==> flow/design.v <==
module control(
    input logic [6:0]op_cc, 
    input logic [2:0]fun3_c, 
    input logic [6:0]fun7_c, 
    input logic calu_br, 
    output logic cmem_wr, 
    output logic cbr, 
    output logic cmem_rd, 
    output logic creg_wr, 
    output logic cmem_reg, 
    output logic [5:0] calu_op, 
    output logic [2:0] cop_a, 
    output logic cop_b, 
    output logic i_type,  
    output logic r_type,
    output logic s_type,
    output logic sb_type,
    output logic u_type,
    output logic uj_type
);
    localparam  
                R_TYPE = 7'b0110011 , 
                R_TYPEW = 7'b0111011 , 
                I_TYPEL = 7'b0000011 , 
                I_TYPE = 7'b0010011 , 
                I_TYPEW = 7'b0011011 , 
                I_TYPEJ = 7'b1100111 , 
                I_TYPEE = 7'b1100111 , 
                S_TYPE = 7'b0100011 , 
                SB_TYPE = 7'b1100011 , 
                U_TYPE = 7'b0010111 , 
                UJ_TYPE = 7'b1101111 ; 
    assign creg_wr = ( (op_cc == R_TYPE) | (op_cc == R_TYPEW) | (op_cc == I_TYPE) | (op_cc == I_TYPEW)
                        | (op_cc == I_TYPEJ) | (op_cc == I_TYPEL) | (op_cc == U_TYPE) | (op_cc == UJ_TYPE)
                        | (op_cc == 7'h37)  
                      ) ? 1'b1 : 1'b0 ;
    assign cop_a = ( (op_cc == R_TYPE) | (op_cc == R_TYPEW) | (op_cc == I_TYPE) | (op_cc == I_TYPEW) | (op_cc == I_TYPEJ)
                        | (op_cc == I_TYPEL) | (op_cc == SB_TYPE)
                    ) ? 1'b1 : 1'b0 ;
    assign cop_b = ( (op_cc == R_TYPE) | (op_cc == R_TYPEW) | (op_cc == SB_TYPE) | (op_cc == S_TYPE)
                    ) ? 1'b1 : 1'b0 ;
    assign cmem_wr = (op_cc == S_TYPE) ? 1'b1 : 1'b0 ;
    assign cmem_rd = (op_cc == I_TYPEL) ? 1'b1 : 1'b0 ;
    assign cmem_reg = (op_cc == I_TYPEL) ? 1'b1 : 1'b0 ;
    assign cbr = (op_cc == SB_TYPE) && (calu_br == 1'b1) ? 1'b1 : 1'b0 ;
    assign i_type = ( (op_cc == I_TYPE) | (op_cc == I_TYPEE) | (op_cc == I_TYPEJ) | (op_cc == I_TYPEL)
                     | (op_cc == I_TYPEW) ) ? 1'b1 : 1'b0 ; 
    assign r_type = ( (op_cc == R_TYPE) | (op_cc == R_TYPEW) ) ? 1'b1 : 1'b0 ;
    assign s_type = (op_cc == S_TYPE) ? 1'b1 : 1'b0 ;
    assign sb_type = (op_cc == SB_TYPE) ? 1'b1 : 1'b0 ;
    assign u_type = (op_cc == U_TYPE) ? 1'b1 : 1'b0 ;
    assign uj_type = (op_cc == UJ_TYPE) ? 1'b1 : 1'b0 ;
    assign calu_op =   ((op_cc == 7'h03) && (fun3_c == 3'h0)) ? 6'd1 :  
                       ((op_cc == 7'h03) && (fun3_c == 3'h1)) ? 6'd2 :   
                       ((op_cc == 7'h03) && (fun3_c == 3'h2)) ? 6'd3 :   
                       ((op_cc == 7'h03) && (fun3_c == 3'h3)) ? 6'd4 :   
                       ((op_cc == 7'h03) && (fun3_c == 3'h4)) ? 6'd5 :   
                       ((op_cc == 7'h03) && (fun3_c == 3'h5)) ? 6'd6 :   
                       ((op_cc == 7'h03) && (fun3_c == 3'h6)) ? 6'd7 :   
                       ((op_cc == 7'h13) && (fun3_c == 3'h0)) ? 6'd8 :   
                       ((op_cc == 7'h13) && (fun3_c == 3'h1) && (fun7_c == 7'h0)) ? 6'd9 :   
                       ((op_cc == 7'h13) && (fun3_c == 3'h2)) ? 6'd10 :   
                       ((op_cc == 7'h13) && (fun3_c == 3'h3)) ? 6'd11 :   
                       ((op_cc == 7'h13) && (fun3_c == 3'h4)) ? 6'd12 :   
                       ((op_cc == 7'h13) && (fun3_c == 3'h5) && (fun7_c == 7'h00)) ? 6'd13 :   
                       ((op_cc == 7'h13) && (fun3_c == 3'h5) && (fun7_c == 7'h20)) ? 6'd14 :   
                       ((op_cc == 7'h13) && (fun3_c == 3'h6)) ? 6'd15 :   
                       ((op_cc == 7'h13) && (fun3_c == 3'h7)) ? 6'd16 :   
                       ((op_cc == 7'h17)) ? 6'd17 :   
                       ((op_cc == 7'h23) && (fun3_c == 3'h0)) ? 6'd18 :   
                       ((op_cc == 7'h23) && (fun3_c == 3'h1)) ? 6'd19 :   
                       ((op_cc == 7'h23) && (fun3_c == 3'h2)) ? 6'd20 :   
                       ((op_cc == 7'h23) && (fun3_c == 3'h3)) ? 6'd21 :   
                       ((op_cc == 7'h33) && (fun3_c == 3'h0) && (fun7_c == 7'h00)) ? 6'd22 :   
                       ((op_cc == 7'h33) && (fun3_c == 3'h0) && (fun7_c == 7'h20)) ? 6'd23 :   
                       ((op_cc == 7'h33) && (fun3_c == 3'h1) && (fun7_c == 7'h00)) ? 6'd24 :   
                       ((op_cc == 7'h33) && (fun3_c == 3'h2) && (fun7_c == 7'h00)) ? 6'd25 :   
                       ((op_cc == 7'h33) && (fun3_c == 3'h3) && (fun7_c == 7'h00)) ? 6'd26 :   
                       ((op_cc == 7'h33) && (fun3_c == 3'h4) && (fun7_c == 7'h00)) ? 6'd27 :   
                       ((op_cc == 7'h33) && (fun3_c == 3'h5) && (fun7_c == 7'h00)) ? 6'd28 :   
                       ((op_cc == 7'h33) && (fun3_c == 3'h5) && (fun7_c == 7'h20)) ? 6'd29 :   
                       ((op_cc == 7'h33) && (fun3_c == 3'h6) && (fun7_c == 7'h00)) ? 6'd30 :   
                       ((op_cc == 7'h33) && (fun3_c == 3'h7) && (fun7_c == 7'h00)) ? 6'd31 :   
                       ((op_cc == 7'h37)) ? 6'd32 :   
                       ((op_cc == 7'h63) && (fun3_c == 3'h0)) ? 6'd33 :   
                       ((op_cc == 7'h63) && (fun3_c == 3'h1)) ? 6'd34 :   
                       ((op_cc == 7'h63) && (fun3_c == 3'h4)) ? 6'd35 :   
                       ((op_cc == 7'h63) && (fun3_c == 3'h5)) ? 6'd36 :   
                       ((op_cc == 7'h63) && (fun3_c == 3'h6)) ? 6'd37 :   
                       ((op_cc == 7'h63) && (fun3_c == 3'h7)) ? 6'd38 :   
                       ((op_cc == 7'h67) && (fun3_c == 3'h0)) ? 6'd39 :   
                       ((op_cc == 7'h6F)) ? 6'd40 : 6'd0 ;  
endmodule
module imm_gen(
        input logic [31:0] instr,  
        output logic [31:0] imm  
    );
    always_comb begin
        imm = 32'd0;
        if (instr[6:0] == 7'h03 || instr[6:0] == 7'h13 || instr[6:0] == 7'h1B || instr[6:0] == 7'h67 || instr[6:0] == 7'h73)begin  
            imm = {{20{instr[31]}}, {instr [31:20]}};
        end
        else if (instr[6:0] == 7'h23)begin  
            imm = { {20{instr[31]}}, {instr [31:25],instr [11:7]}};
        end
        else if (instr[6:0] == 7'h63)begin  
            imm = { {19{instr[31]}},instr[31],instr[7],instr [30:25] ,instr[11:8],1'b0 };
        end
        else if (instr[6:0] == 7'h17 || instr[6:0] == 7'h37)begin  
            imm = {instr[31:12],12'b0};
        end
        else if (instr[6:0] == 7'h6F)begin  
            imm = { {11{instr[31]}}, instr[31], instr[19:12], instr[20], instr[30:21], 1'b0};
        end
    end
endmodule
module alu(
    input logic clk,
    input logic rst,  
    input logic [31:0] aop_a,
    input logic [31:0] aop_b,
    input logic [31:0] aimm,
    input logic [5:0] alu_op,
    input logic [31:0] apc,
    output logic cond,  
    output logic branch,
    output logic [31:0] result
);
always_comb begin
    cond = 1'b0;
    if (alu_op ==  6'd33)begin  
        if (aop_a == aop_b)begin
            cond = 1'b1;
        end 
    end
    if (alu_op ==  6'd34)begin  
        if (aop_a != aop_b)begin
            cond = 1'b1;
        end 
    end
    if (alu_op == 6'd35)begin  
        if ($signed(aop_a) < $signed(aop_b))begin
            cond = 1'b1;
        end 
    end
    if (alu_op == 6'd36)begin  
        if ($signed(aop_a) >= $signed(aop_b))begin
            cond = 1'b1;
        end     
    end
    if ($unsigned(alu_op) == $unsigned(6'd37))begin  
        if (aop_a < aop_b)begin
            cond = 1'b1;
        end 
    end
    if ($unsigned(alu_op) ==  $unsigned(6'd38))begin  
        if (aop_a >= aop_b)begin
            cond = 1'b1;
        end 
    end
end
always_ff @(posedge clk) begin
    if (rst == 1'b1)begin
        result <= 32'd0;
        branch <= 1'b0;
    end
    else begin
    branch <= cond;
    if (alu_op ==  6'd1)begin  
        result <= aop_a + aimm;
    end
    if (alu_op ==  6'd2)begin  
        result <= aop_a + aimm;
    end
    if (alu_op ==  6'd3)begin  
        result <= aop_a + aimm;
    end
    if (alu_op ==  6'd4)begin  
        result <= aop_a + aimm;
    end
    if (alu_op ==  6'd5)begin  
        result <= aop_a + aimm;
    end
    if (alu_op ==  6'd6)begin  
        result <= aop_a + aimm;
    end
    if (alu_op ==  6'd7)begin  
        result <= aop_a + aimm;
    end
    if (alu_op ==  6'd8)begin  
        result <= aop_a + aimm;
    end
    if (alu_op ==  6'd9)begin  
        result <= aop_a << aimm[4:0];
    end
    if (alu_op ==  6'd10)begin  
        result <= $signed(aop_a) < $signed(aimm) ? 32'd1 : 32'd0;
    end
    if ($unsigned(alu_op) == $unsigned(6'd11))begin  
        result <= aop_a < aimm ? 32'd1 : 32'd0;
    end
    if (alu_op ==  6'd12)begin  
        result <= aop_a ^ aimm;
    end
    if (alu_op ==  6'd13)begin  
        result <= aop_a >> aimm[4:0];
    end
    if (alu_op ==  6'd14)begin  
        result <= $signed(aop_a) >>> aimm[4:0];
    end
    if (alu_op ==  6'd15)begin  
        result <= aop_a | aimm;
    end
    if (alu_op ==  6'd16)begin  
        result <= aop_a & aimm;
    end
    if (alu_op ==  6'd17)begin  
        result <= apc + aimm;
    end
    if (alu_op ==  6'd18)begin  
        result <= aop_a + aimm;
    end
    if (alu_op ==  6'd19)begin  
        result <= aop_a + aimm;
    end
    if (alu_op ==  6'd20)begin  
        result <= aop_a + aimm;
    end
    if (alu_op ==  6'd21)begin  
        result <= aop_a + aimm;
    end
    if (alu_op ==  6'd22)begin  
        result <= aop_a + aop_b;
    end
    if (alu_op ==  6'd23)begin  
        result <= aop_a - aop_b;
    end
    if (alu_op ==  6'd24)begin  
        result <= aop_a << aop_b[4:0];
    end
    if (alu_op ==  6'd25)begin  
        result <= $signed(aop_a) < $signed(aop_b) ? 32'd1 : 32'd0;
    end
    if ($unsigned(alu_op) ==  $unsigned(6'd26))begin  
        result <= aop_a < aop_b ? 32'd1 : 32'd0;
    end
    if (alu_op ==  6'd27)begin  
        result <= aop_a ^ aop_b;
    end
    if (alu_op ==  6'd28)begin  
        result <= aop_a >> aop_b[4:0];
    end
    if (alu_op ==  6'd29)begin  
        result <= $signed(aop_a) >>> aop_b[4:0];
    end
    if (alu_op ==  6'd30)begin  
        result <= aop_a | aop_b;
    end
    if (alu_op ==  6'd31)begin  
        result <= aop_a & aop_b;
    end
    if (alu_op ==  6'd32)begin  
        result <= aimm;
    end
    if (alu_op ==  6'd39)begin  
        result <= apc + 32'd4;
    end
    if (alu_op ==  6'd40)begin  
        result <= apc + 32'd4;
    end
    end
end
endmodule
module ifu(
    input logic ibranch,  
    input logic i_typej,  
    input logic sb_type,  
    input logic uj_type,  
    input logic [31:0] iop_a,  
    input logic [31:0] imm,
    input logic [31:0] pci,  
    input logic clk, 
    input logic rst,  
    output logic [31:0] pc  
);
always_ff @(posedge clk) begin
    if (rst == 1'b1)begin
    pc <= 32'd0;
    end
    else if (sb_type == 1'b1 && ibranch == 1'b1)begin  
    pc <= pci + imm;
    end
    else if (i_typej == 1'b1)begin  
    pc <= (iop_a + imm) & 32'hFFFF_FFFE;
    end
    else if (uj_type == 1'b1)begin  
    pc <= pci + imm;
    end
    else begin
        pc <= pci + 32'd4;
    end
end
endmodule
module bolt_exec(
    input logic clk,
    input logic rst,  
    input logic [31:0] instr,  
    input logic [31:0] rs1,  
    input logic [31:0] rs2,  
    input logic [31:0] pc,  
    output logic [31:0] result,  
    output logic [31:0] next_pc,  
    output logic branch,  
    output logic reg_wr,  
    output logic mem_wr,  
    output logic mem_rd  
);
    logic cmem_wr, cbr, cmem_rd, creg_wr, cmem_reg, cop_b;
    logic [2:0] cop_a;
    logic [5:0] calu_op;
    logic i_type, r_type, s_type, sb_type, u_type, uj_type;
    logic [31:0] imm;
    logic cond;
    control u_control (
        .op_cc(instr[6:0]), .fun3_c(instr[14:12]), .fun7_c(instr[31:25]), .calu_br(cond),
        .cmem_wr(cmem_wr), .cbr(cbr), .cmem_rd(cmem_rd), .creg_wr(creg_wr), .cmem_reg(cmem_reg),
        .calu_op(calu_op), .cop_a(cop_a), .cop_b(cop_b),
        .i_type(i_type), .r_type(r_type), .s_type(s_type), .sb_type(sb_type), .u_type(u_type),
        .uj_type(uj_type)
    );
    imm_gen u_imm_gen (.instr(instr), .imm(imm));
    alu u_alu (
        .clk(clk), .rst(rst), .aop_a(rs1), .aop_b(rs2), .aimm(imm), .alu_op(calu_op), .apc(pc),
        .cond(cond), .branch(branch), .result(result)
    );
    ifu u_ifu (
        .ibranch(cbr), .i_typej(calu_op == 6'd39), .sb_type(sb_type), .uj_type(calu_op == 6'd40),
        .iop_a(rs1), .imm(imm), .pci(pc), .clk(clk), .rst(rst), .pc(next_pc)
    );
    always_ff @(posedge clk) begin
        if (rst == 1'b1)begin
            reg_wr <= 1'b0;
            mem_wr <= 1'b0;
            mem_rd <= 1'b0;
        end
        else begin
            reg_wr <= creg_wr;
            mem_wr <= cmem_wr;
            mem_rd <= cmem_rd;
        end
    end
endmodule
**Reports on bolt_exec**

Module bolt_exec before and after one edit of its RTL, step after step.
"unedited" refers to lines of the RTL above, "edited" to lines of the edited file.
"change": "edited" minus "unedited" as printed here. "relative change": 100 x difference / "unedited".
Operators carry their Yosys type and port widths (W data, S select, Z words).
Not given: --

- Top: bolt_exec
- Clock port: clk
- Cell library: sky130hd
- Library corner: tt_025C_1v80

**Edit of the RTL**

The edit as a unified diff against the file above.
The edit is scripted: it alters the design's behaviour and was not made to optimise anything.

```diff
@@ -120,5 +120,5 @@
     input logic [31:0] aop_a,
     input logic [31:0] aop_b,
-    input logic [31:0] aimm,
+    input logic [15:0] aimm,
     input logic [5:0] alu_op,
     input logic [31:0] apc,
```

**After elaboration**

Counts by Yosys on the flattened word-level netlist (proc, flatten, opt, wreduce; memories kept). Register bits leave out memories and registers merged into their read ports (data or address). Print and check cells are left out.

Cells by class:

| element | unedited | edited | change | relative change (%) |
|---|---|---|---|---|
| add/subtract/negate cells | 5 | 7 | +2 | +40.00 |
| multipliers | 0 | 0 | 0 | -- |
| divide/modulo/power cells | 0 | 0 | 0 | -- |
| $lt $le $gt $ge | 6 | 6 | 0 | 0.00 |
| equal/unequal tests | 62 | 62 | 0 | 0.00 |
| shift operators | 6 | 6 | 0 | 0.00 |
| mux-type cells | 103 | 103 | 0 | 0.00 |
| bitwise gates (word level) | 14 | 14 | 0 | 0.00 |
| reductions and logical operators | 57 | 57 | 0 | 0.00 |

Operators by type and width:

| operator | unedited | edited | change | relative change (%) |
|---|---|---|---|---|
| $lt A32 B32 Y1 | 4 | 2 | -2 | -50.00 |
| $add A32 B16 Y32 | 0 | 2 | +2 | -- |
| $lt A32 B16 Y1 | 0 | 2 | +2 | -- |
| $and A32 B32 Y32 | 2 | 1 | -1 | -50.00 |
| $or A32 B32 Y32 | 2 | 1 | -1 | -50.00 |
| $xor A32 B32 Y32 | 2 | 1 | -1 | -50.00 |
| $and A32 B16 Y32 | 0 | 1 | +1 | -- |
| $or A32 B16 Y32 | 0 | 1 | +1 | -- |
| $xor A32 B16 Y32 | 0 | 1 | +1 | -- |

Operator kinds equal on both sides are left out: 31.

Storage and ports:

| element | unedited | edited | change | relative change (%) |
|---|---|---|---|---|
| register bits after elaboration | 68 | 68 | 0 | 0.00 |
| latch bits | 0 | 0 | 0 | -- |
| RAM bits | 0 | 0 | 0 | -- |
| ROM bits | 0 | 0 | 0 | -- |
| word width x clocked read ports | 0 | 0 | 0 | -- |
| memory cells | 0 | 0 | 0 | -- |
| input port bits | 130 | 130 | 0 | 0.00 |
| output and inout bits | 68 | 68 | 0 | 0.00 |
| elaborated cells | 259 | 261 | +2 | +0.77 |

**Depth**

Longest topological path by Yosys (ltp), each cell counted once; first at word level (registers and memories cut), then after technology mapping (sequential cells cut; the memories' decode and read muxes count).

Depth:

| element | unedited | edited | change | relative change (%) |
|---|---|---|---|---|
| depth after elaboration | 76 | 76 | 0 | 0.00 |
| ABC_AREA | 0 | 0 | -- | -- |
| gate-level depth with buffers | 24 | 23 | -1 | -4.17 |

**Mapped cells and area**

Yosys stat after the flow's synthesis: flattened, memories mapped to cells. It holds for the ABC_AREA given above (unset counts as 0); a run with the other value may have another netlist.

Synthesis totals:

| element | unedited | edited | change | relative change (%) |
|---|---|---|---|---|
| cells in the netlist | 3835 | 3653 | -182 | -4.75 |
| mapped area (um2) | 25274.2 | 24506.0 | -768.2 | -3.04 |
| sequential area (um2) | 1361.3 | 1361.3 | 0.0 | 0.00 |
| flip-flops | 68 | 68 | 0 | 0.00 |

Cell types:

| cell | unedited | edited | change | relative change (%) |
|---|---|---|---|---|
| sky130_fd_sc_hd__nor2_1 | 349 | 271 | -78 | -22.35 |
| sky130_fd_sc_hd__mux2i_1 | 72 | 146 | +74 | +102.78 |
| sky130_fd_sc_hd__nand3_1 | 161 | 126 | -35 | -21.74 |
| sky130_fd_sc_hd__nor3_1 | 123 | 94 | -29 | -23.58 |
| sky130_fd_sc_hd__ha_1 | 243 | 222 | -21 | -8.64 |
| sky130_fd_sc_hd__xnor2_1 | 72 | 91 | +19 | +26.39 |
| sky130_fd_sc_hd__clkbuf_1 | 219 | 201 | -18 | -8.22 |
| sky130_fd_sc_hd__o311ai_0 | 23 | 8 | -15 | -65.22 |
| sky130_fd_sc_hd__a21oi_1 | 386 | 399 | +13 | +3.37 |
| sky130_fd_sc_hd__o211ai_1 | 91 | 78 | -13 | -14.29 |
| sky130_fd_sc_hd__o31ai_1 | 26 | 39 | +13 | +50.00 |
| sky130_fd_sc_hd__a2111oi_0 | 30 | 18 | -12 | -40.00 |
| sky130_fd_sc_hd__a211o_1 | 29 | 17 | -12 | -41.38 |
| sky130_fd_sc_hd__mux2_2 | 16 | 28 | +12 | +75.00 |
| sky130_fd_sc_hd__buf_2 | 56 | 45 | -11 | -19.64 |
| sky130_fd_sc_hd__and2_1 | 19 | 30 | +11 | +57.89 |
| sky130_fd_sc_hd__inv_1 | 153 | 143 | -10 | -6.54 |
| sky130_fd_sc_hd__nor4_1 | 37 | 28 | -9 | -24.32 |

Cell types equal on both sides are left out: 20.
Not every row of either side is listed.
The figures by module come from a second, unflattened synthesis with its own total; it is not the netlist above.

Second synthesis, totals:

| element | unedited | edited | change | relative change (%) |
|---|---|---|---|---|
| cells (unflattened synthesis) | 4104 | 4049 | -55 | -1.34 |
| area (unflattened synthesis) (um2) | 27548.9 | 27209.8 | -339.1 | -1.23 |

Each row is one instance without its submodules.

By module, unedited:

| module | instances | cells | area (um2) | sequential area (um2) |
|---|---|---|---|---|
| alu | 1 | 3199 | 21006.4 | 660.6 |
| ifu | 1 | 677 | 5043.6 | 640.6 |
| control | 1 | 124 | 769.5 | 0.0 |
| imm_gen | 1 | 93 | 605.6 | 0.0 |
| bolt_exec | 1 | 11 | 123.9 | 60.1 |

By module, edited:

| module | instances | cells | area (um2) | sequential area (um2) |
|---|---|---|---|---|
| alu | 1 | 3144 | 20667.3 | 660.6 |
| ifu | 1 | 677 | 5043.6 | 640.6 |
| control | 1 | 124 | 769.5 | 0.0 |
| imm_gen | 1 | 93 | 605.6 | 0.0 |
| bolt_exec | 1 | 11 | 123.9 | 60.1 |

**Path before layout**

Source: OpenSTA report_checks on the synthesized netlist (no wires, ideal clock, input and output delay 20% of the period each), path of least setup slack; recovery checks are left aside. Register names are those of the netlist, which keeps one name where synthesis merged equal registers.

Timing path post-synthesis:

| element | unedited | edited | change | relative change (%) |
|---|---|---|---|---|
| kind | input-to-reg | input-to-reg | -- | -- |
| start point | in instr[5] | in instr[4] | -- | -- |
| end point | reg u_alu.result[30] | reg u_alu.result[25] | -- | -- |
| period (ns) | 6.5 | 6.5 | 0.0 | 0.00 |
| setup time (ns) | 0.126 | 0.119 | -0.007 | -- |
| launch time at the first pin (ns) | 1.300 | 1.300 | 0.000 | 0.00 |
| arrival time (ns) | 5.396 | 5.603 | +0.207 | +3.84 |
| path slack (ns) | 0.978 | 0.778 | -0.200 | -- |
| path delay (ns) | 4.222 | 4.422 | +0.200 | +4.74 |
| stages on the path | 22 | 19 | -3 | -13.64 |
| path buffers | 5 | 2 | -3 | -60.00 |
| synthesis period reached (ns) | 5.522 | 5.722 | +0.200 | +3.62 |

"path delay" = arrival - input delay + setup time.
"stages on the path" counts driving pins, that of a launching flip-flop among them; a cell with two outputs on the path counts twice.
"synthesis period reached" is the clock period less the worst setup slack; recovery checks do not enter. This is arithmetic on one report: input and output delays are still those of the set period (20% each).
The rows between start and end are the longest chain of elaborated cells between them; the timing report does not say that the signal goes this way. Where chains are equally long, one stands for them.
Each line given opens the expression or statement behind the cell; cells for indexed reads and writes are added by Yosys, which also makes memories of some case tables.
A register here has more assigning lines than the two given.

On the way, post-synthesis, unedited:
- Cell sequence: sky130_fd_sc_hd__buf_2 -> sky130_fd_sc_hd__nor2b_1 -> sky130_fd_sc_hd__and3_1 -> sky130_fd_sc_hd__buf_2 -> sky130_fd_sc_hd__o21ai_2 -> sky130_fd_sc_hd__inv_2 -> sky130_fd_sc_hd__buf_2 -> sky130_fd_sc_hd__buf_2 -> sky130_fd_sc_hd__buf_2 -> sky130_fd_sc_hd__fa_1 -> sky130_fd_sc_hd__a21oi_1 -> sky130_fd_sc_hd__nand4b_1 -> sky130_fd_sc_hd__a21bo_2 -> sky130_fd_sc_hd__a21oi_1 -> sky130_fd_sc_hd__nor2_1 -> sky130_fd_sc_hd__o41ai_1 -> sky130_fd_sc_hd__a211oi_1 -> sky130_fd_sc_hd__o31ai_1 -> sky130_fd_sc_hd__xnor2_1 -> sky130_fd_sc_hd__nand2_1 -> sky130_fd_sc_hd__a41oi_1 -> sky130_fd_sc_hd__o21ai_0
- Length of the longest elaborated chain: 76
- Elaborated cells between the ends (all ways): 185

Ends and longest elaborated chain, post-synthesis, unedited:

| element | line | RTL |
|---|---|---|
| start, declared | 307 | `input logic [31:0] instr,` |
| $eq A7 B7 Y1 | 92 | `((op_cc == 7'h6F)) ? 6'd40 : 6'd0 ;` |
| $mux W6 | 92 |  |
| $mux W6 | 91 | `((op_cc == 7'h67) && (fun3_c == 3'h0)) ? 6'd39 :` |
| $mux W6 | 90 | `((op_cc == 7'h63) && (fun3_c == 3'h7)) ? 6'd38 :` |
| $mux W6 | 89 | `((op_cc == 7'h63) && (fun3_c == 3'h6)) ? 6'd37 :` |
| $mux W6 | 88 | `((op_cc == 7'h63) && (fun3_c == 3'h5)) ? 6'd36 :` |
| $mux W6 | 87 | `((op_cc == 7'h63) && (fun3_c == 3'h4)) ? 6'd35 :` |
| [62 not listed] | -- |  |
| $mux W32 | 250 | `if (alu_op ==  6'd28)begin` |
| $mux W32 | 253 | `if (alu_op ==  6'd29)begin` |
| $mux W32 | 256 | `if (alu_op ==  6'd30)begin` |
| $mux W32 | 259 | `if (alu_op ==  6'd31)begin` |
| $mux W32 | 262 | `if (alu_op ==  6'd32)begin` |
| $mux W32 | 265 | `if (alu_op ==  6'd39)begin` |
| $mux W32 | 268 | `if (alu_op ==  6'd40)begin` |
| end, assigned | 266 | `result <= apc + 32'd4;` |
| end, assigned | 269 | `result <= apc + 32'd4;` |
| end, declared | 127 | `output logic [31:0] result` |

On the way, post-synthesis, edited:
- Cell sequence: sky130_fd_sc_hd__buf_2 -> sky130_fd_sc_hd__nor3b_2 -> sky130_fd_sc_hd__nand2_1 -> sky130_fd_sc_hd__clkbuf_1 -> sky130_fd_sc_hd__nand3_1 -> sky130_fd_sc_hd__a21oi_1 -> sky130_fd_sc_hd__ha_1 -> sky130_fd_sc_hd__nor2_1 -> sky130_fd_sc_hd__or3_1 -> sky130_fd_sc_hd__inv_1 -> sky130_fd_sc_hd__o41a_1 -> sky130_fd_sc_hd__and3_1 -> sky130_fd_sc_hd__mux2i_1 -> sky130_fd_sc_hd__a21oi_1 -> sky130_fd_sc_hd__nand3_1 -> sky130_fd_sc_hd__nor3_1 -> sky130_fd_sc_hd__a2111oi_0 -> sky130_fd_sc_hd__nor2_1 -> sky130_fd_sc_hd__o221a_2
- Length of the longest elaborated chain: 76
- Elaborated cells between the ends (all ways): 182

Ends and longest elaborated chain, post-synthesis, edited:

| element | line | RTL |
|---|---|---|
| start, declared | 307 | `input logic [31:0] instr,` |
| $eq A7 B7 Y1 | 92 | `((op_cc == 7'h6F)) ? 6'd40 : 6'd0 ;` |
| $mux W6 | 92 |  |
| $mux W6 | 91 | `((op_cc == 7'h67) && (fun3_c == 3'h0)) ? 6'd39 :` |
| $mux W6 | 90 | `((op_cc == 7'h63) && (fun3_c == 3'h7)) ? 6'd38 :` |
| $mux W6 | 89 | `((op_cc == 7'h63) && (fun3_c == 3'h6)) ? 6'd37 :` |
| $mux W6 | 88 | `((op_cc == 7'h63) && (fun3_c == 3'h5)) ? 6'd36 :` |
| $mux W6 | 87 | `((op_cc == 7'h63) && (fun3_c == 3'h4)) ? 6'd35 :` |
| [62 not listed] | -- |  |
| $mux W32 | 250 | `if (alu_op ==  6'd28)begin` |
| $mux W32 | 253 | `if (alu_op ==  6'd29)begin` |
| $mux W32 | 256 | `if (alu_op ==  6'd30)begin` |
| $mux W32 | 259 | `if (alu_op ==  6'd31)begin` |
| $mux W32 | 262 | `if (alu_op ==  6'd32)begin` |
| $mux W32 | 265 | `if (alu_op ==  6'd39)begin` |
| $mux W32 | 268 | `if (alu_op ==  6'd40)begin` |
| end, assigned | 266 | `result <= apc + 32'd4;` |
| end, assigned | 269 | `result <= apc + 32'd4;` |
| end, declared | 127 | `output logic [31:0] result` |

**Timing after layout**

Path of least setup slack in the final report of the runs of pair 1 (OpenROAD, finished layout, wires in). Where an end is a register, its clock arrival counts in the times.

Timing path after layout:

| element | unedited | edited | change | relative change (%) |
|---|---|---|---|---|
| kind | input-to-reg | input-to-reg | -- | -- |
| start point | in instr[29] | in instr[0] | -- | -- |
| end point | reg u_alu.result[24] | reg u_alu.result[19] | -- | -- |
| period (ns) | 6.11 | 6.11 | 0.00 | 0.00 |
| setup time (ns) | 0.07 | 0.05 | -0.02 | -- |
| launch time at the first pin (ns) | 1.22 | 1.22 | 0.00 | 0.00 |
| arrival time (ns) | 6.04 | 6.06 | +0.02 | +0.33 |
| path slack (ns) | 0.41 | 0.41 | 0.00 | -- |
| stages on the path | 15 | 21 | +6 | +40.00 |
| path buffers | 4 | 5 | +1 | +25.00 |

The rows between start and end are the longest chain of elaborated cells between them; the timing report does not say that the signal goes this way. Where chains are equally long, one stands for them.
A register here has more assigning lines than the two given.

On the way, after layout, unedited:
- Cell sequence: sky130_fd_sc_hd__clkdlybuf4s50_1 -> sky130_fd_sc_hd__nor4_4 -> sky130_fd_sc_hd__buf_4 -> sky130_fd_sc_hd__nand3_4 -> sky130_fd_sc_hd__nor4_2 -> sky130_fd_sc_hd__buf_4 -> sky130_fd_sc_hd__o21ai_0 -> sky130_fd_sc_hd__a32oi_1 -> sky130_fd_sc_hd__mux2i_1 -> sky130_fd_sc_hd__nand2_1 -> sky130_fd_sc_hd__a2111oi_0 -> sky130_fd_sc_hd__buf_4 -> sky130_fd_sc_hd__a221o_1 -> sky130_fd_sc_hd__a2111oi_2 -> sky130_fd_sc_hd__o2bb2ai_1
- Length of the longest elaborated chain: 68
- Elaborated cells between the ends (all ways): 122

Ends and longest elaborated chain, after layout, unedited:

| element | line | RTL |
|---|---|---|
| start, declared | 307 | `input logic [31:0] instr,` |
| $logic_not A7 Y1 | 83 | `((op_cc == 7'h33) && (fun3_c == 3'h7) && (fun7_c == 7'h00)) ? 6'd31 :` |
| $logic_and A1 B1 Y1 | 83 |  |
| $mux W6 | 83 |  |
| $mux W6 | 82 | `((op_cc == 7'h33) && (fun3_c == 3'h6) && (fun7_c == 7'h00)) ? 6'd30 :` |
| $mux W6 | 81 | `((op_cc == 7'h33) && (fun3_c == 3'h5) && (fun7_c == 7'h20)) ? 6'd29 :` |
| $mux W6 | 80 | `((op_cc == 7'h33) && (fun3_c == 3'h5) && (fun7_c == 7'h00)) ? 6'd28 :` |
| $mux W6 | 79 | `((op_cc == 7'h33) && (fun3_c == 3'h4) && (fun7_c == 7'h00)) ? 6'd27 :` |
| [54 not listed] | -- |  |
| $mux W32 | 250 | `if (alu_op ==  6'd28)begin` |
| $mux W32 | 253 | `if (alu_op ==  6'd29)begin` |
| $mux W32 | 256 | `if (alu_op ==  6'd30)begin` |
| $mux W32 | 259 | `if (alu_op ==  6'd31)begin` |
| $mux W32 | 262 | `if (alu_op ==  6'd32)begin` |
| $mux W32 | 265 | `if (alu_op ==  6'd39)begin` |
| $mux W32 | 268 | `if (alu_op ==  6'd40)begin` |
| end, assigned | 266 | `result <= apc + 32'd4;` |
| end, assigned | 269 | `result <= apc + 32'd4;` |
| end, declared | 127 | `output logic [31:0] result` |

On the way, after layout, edited:
- Cell sequence: sky130_fd_sc_hd__clkdlybuf4s50_1 -> sky130_fd_sc_hd__buf_6 -> sky130_fd_sc_hd__nand4bb_1 -> sky130_fd_sc_hd__o21ai_2 -> sky130_fd_sc_hd__a21bo_4 -> sky130_fd_sc_hd__inv_2 -> sky130_fd_sc_hd__ha_1 -> sky130_fd_sc_hd__buf_4 -> sky130_fd_sc_hd__a21oi_4 -> sky130_fd_sc_hd__nor2_1 -> sky130_fd_sc_hd__o311a_4 -> sky130_fd_sc_hd__o41a_1 -> sky130_fd_sc_hd__buf_4 -> sky130_fd_sc_hd__and2_1 -> sky130_fd_sc_hd__o21ai_2 -> sky130_fd_sc_hd__a22oi_1 -> sky130_fd_sc_hd__buf_4 -> sky130_fd_sc_hd__o211ai_1 -> sky130_fd_sc_hd__nand4_1 -> sky130_fd_sc_hd__nand4_1 -> sky130_fd_sc_hd__o211a_1
- Length of the longest elaborated chain: 76
- Elaborated cells between the ends (all ways): 182

Ends and longest elaborated chain, after layout, edited:

| element | line | RTL |
|---|---|---|
| start, declared | 307 | `input logic [31:0] instr,` |
| $eq A7 B7 Y1 | 92 | `((op_cc == 7'h6F)) ? 6'd40 : 6'd0 ;` |
| $mux W6 | 92 |  |
| $mux W6 | 91 | `((op_cc == 7'h67) && (fun3_c == 3'h0)) ? 6'd39 :` |
| $mux W6 | 90 | `((op_cc == 7'h63) && (fun3_c == 3'h7)) ? 6'd38 :` |
| $mux W6 | 89 | `((op_cc == 7'h63) && (fun3_c == 3'h6)) ? 6'd37 :` |
| $mux W6 | 88 | `((op_cc == 7'h63) && (fun3_c == 3'h5)) ? 6'd36 :` |
| $mux W6 | 87 | `((op_cc == 7'h63) && (fun3_c == 3'h4)) ? 6'd35 :` |
| [62 not listed] | -- |  |
| $mux W32 | 250 | `if (alu_op ==  6'd28)begin` |
| $mux W32 | 253 | `if (alu_op ==  6'd29)begin` |
| $mux W32 | 256 | `if (alu_op ==  6'd30)begin` |
| $mux W32 | 259 | `if (alu_op ==  6'd31)begin` |
| $mux W32 | 262 | `if (alu_op ==  6'd32)begin` |
| $mux W32 | 265 | `if (alu_op ==  6'd39)begin` |
| $mux W32 | 268 | `if (alu_op ==  6'd40)begin` |
| end, assigned | 266 | `result <= apc + 32'd4;` |
| end, assigned | 269 | `result <= apc + 32'd4;` |
| end, declared | 127 | `output logic [31:0] result` |

**Measured runs**

Both versions went through the flow (Yosys, OpenROAD) with the same settings in each pair. Constraints: input delay and output delay 20% of the set period each, output load 0.01 pF.

Settings, pair 1:
- CORE_UTILIZATION: 28
- SETUP_SLACK_MARGIN: 0.5
- period_ns: 6.11
- CAP_MARGIN: 20
- CORE_MARGIN: 2
- SLEW_MARGIN: 20

Results, pair 1:

| element | unedited | edited | change | relative change (%) |
|---|---|---|---|---|
| mapped cell area after synthesis (um2) | 25274.2 | 24506.0 | -768.2 | -3.04 |
| die outline area (um2) | 92683.7 | 89904.0 | -2779.7 | -3.00 |
| final utilization (%) | 39.9 | 39.7 | -0.2 | -- |
| setup slack of the worst path (ns) | 0.408 | 0.407 | -0.001 | -- |
| total negative setup slack (ns) | 0.000 | 0.000 | 0.000 | -- |

Settings, pair 2:
- CORE_UTILIZATION: 28
- SETUP_SLACK_MARGIN: 0.5
- period_ns: 6.5
- CAP_MARGIN: 20
- CORE_MARGIN: 2
- SLEW_MARGIN: 20

Results, pair 2:

| element | unedited | edited | change | relative change (%) |
|---|---|---|---|---|
| mapped cell area after synthesis (um2) | 25274.2 | 24506.0 | -768.2 | -3.04 |
| die outline area (um2) | 92683.7 | 89904.0 | -2779.7 | -3.00 |
| final utilization (%) | 38.9 | 37.8 | -1.1 | -- |
| setup slack of the worst path (ns) | 0.491 | 0.521 | +0.030 | -- |
| total negative setup slack (ns) | 0.000 | 0.000 | 0.000 | -- |
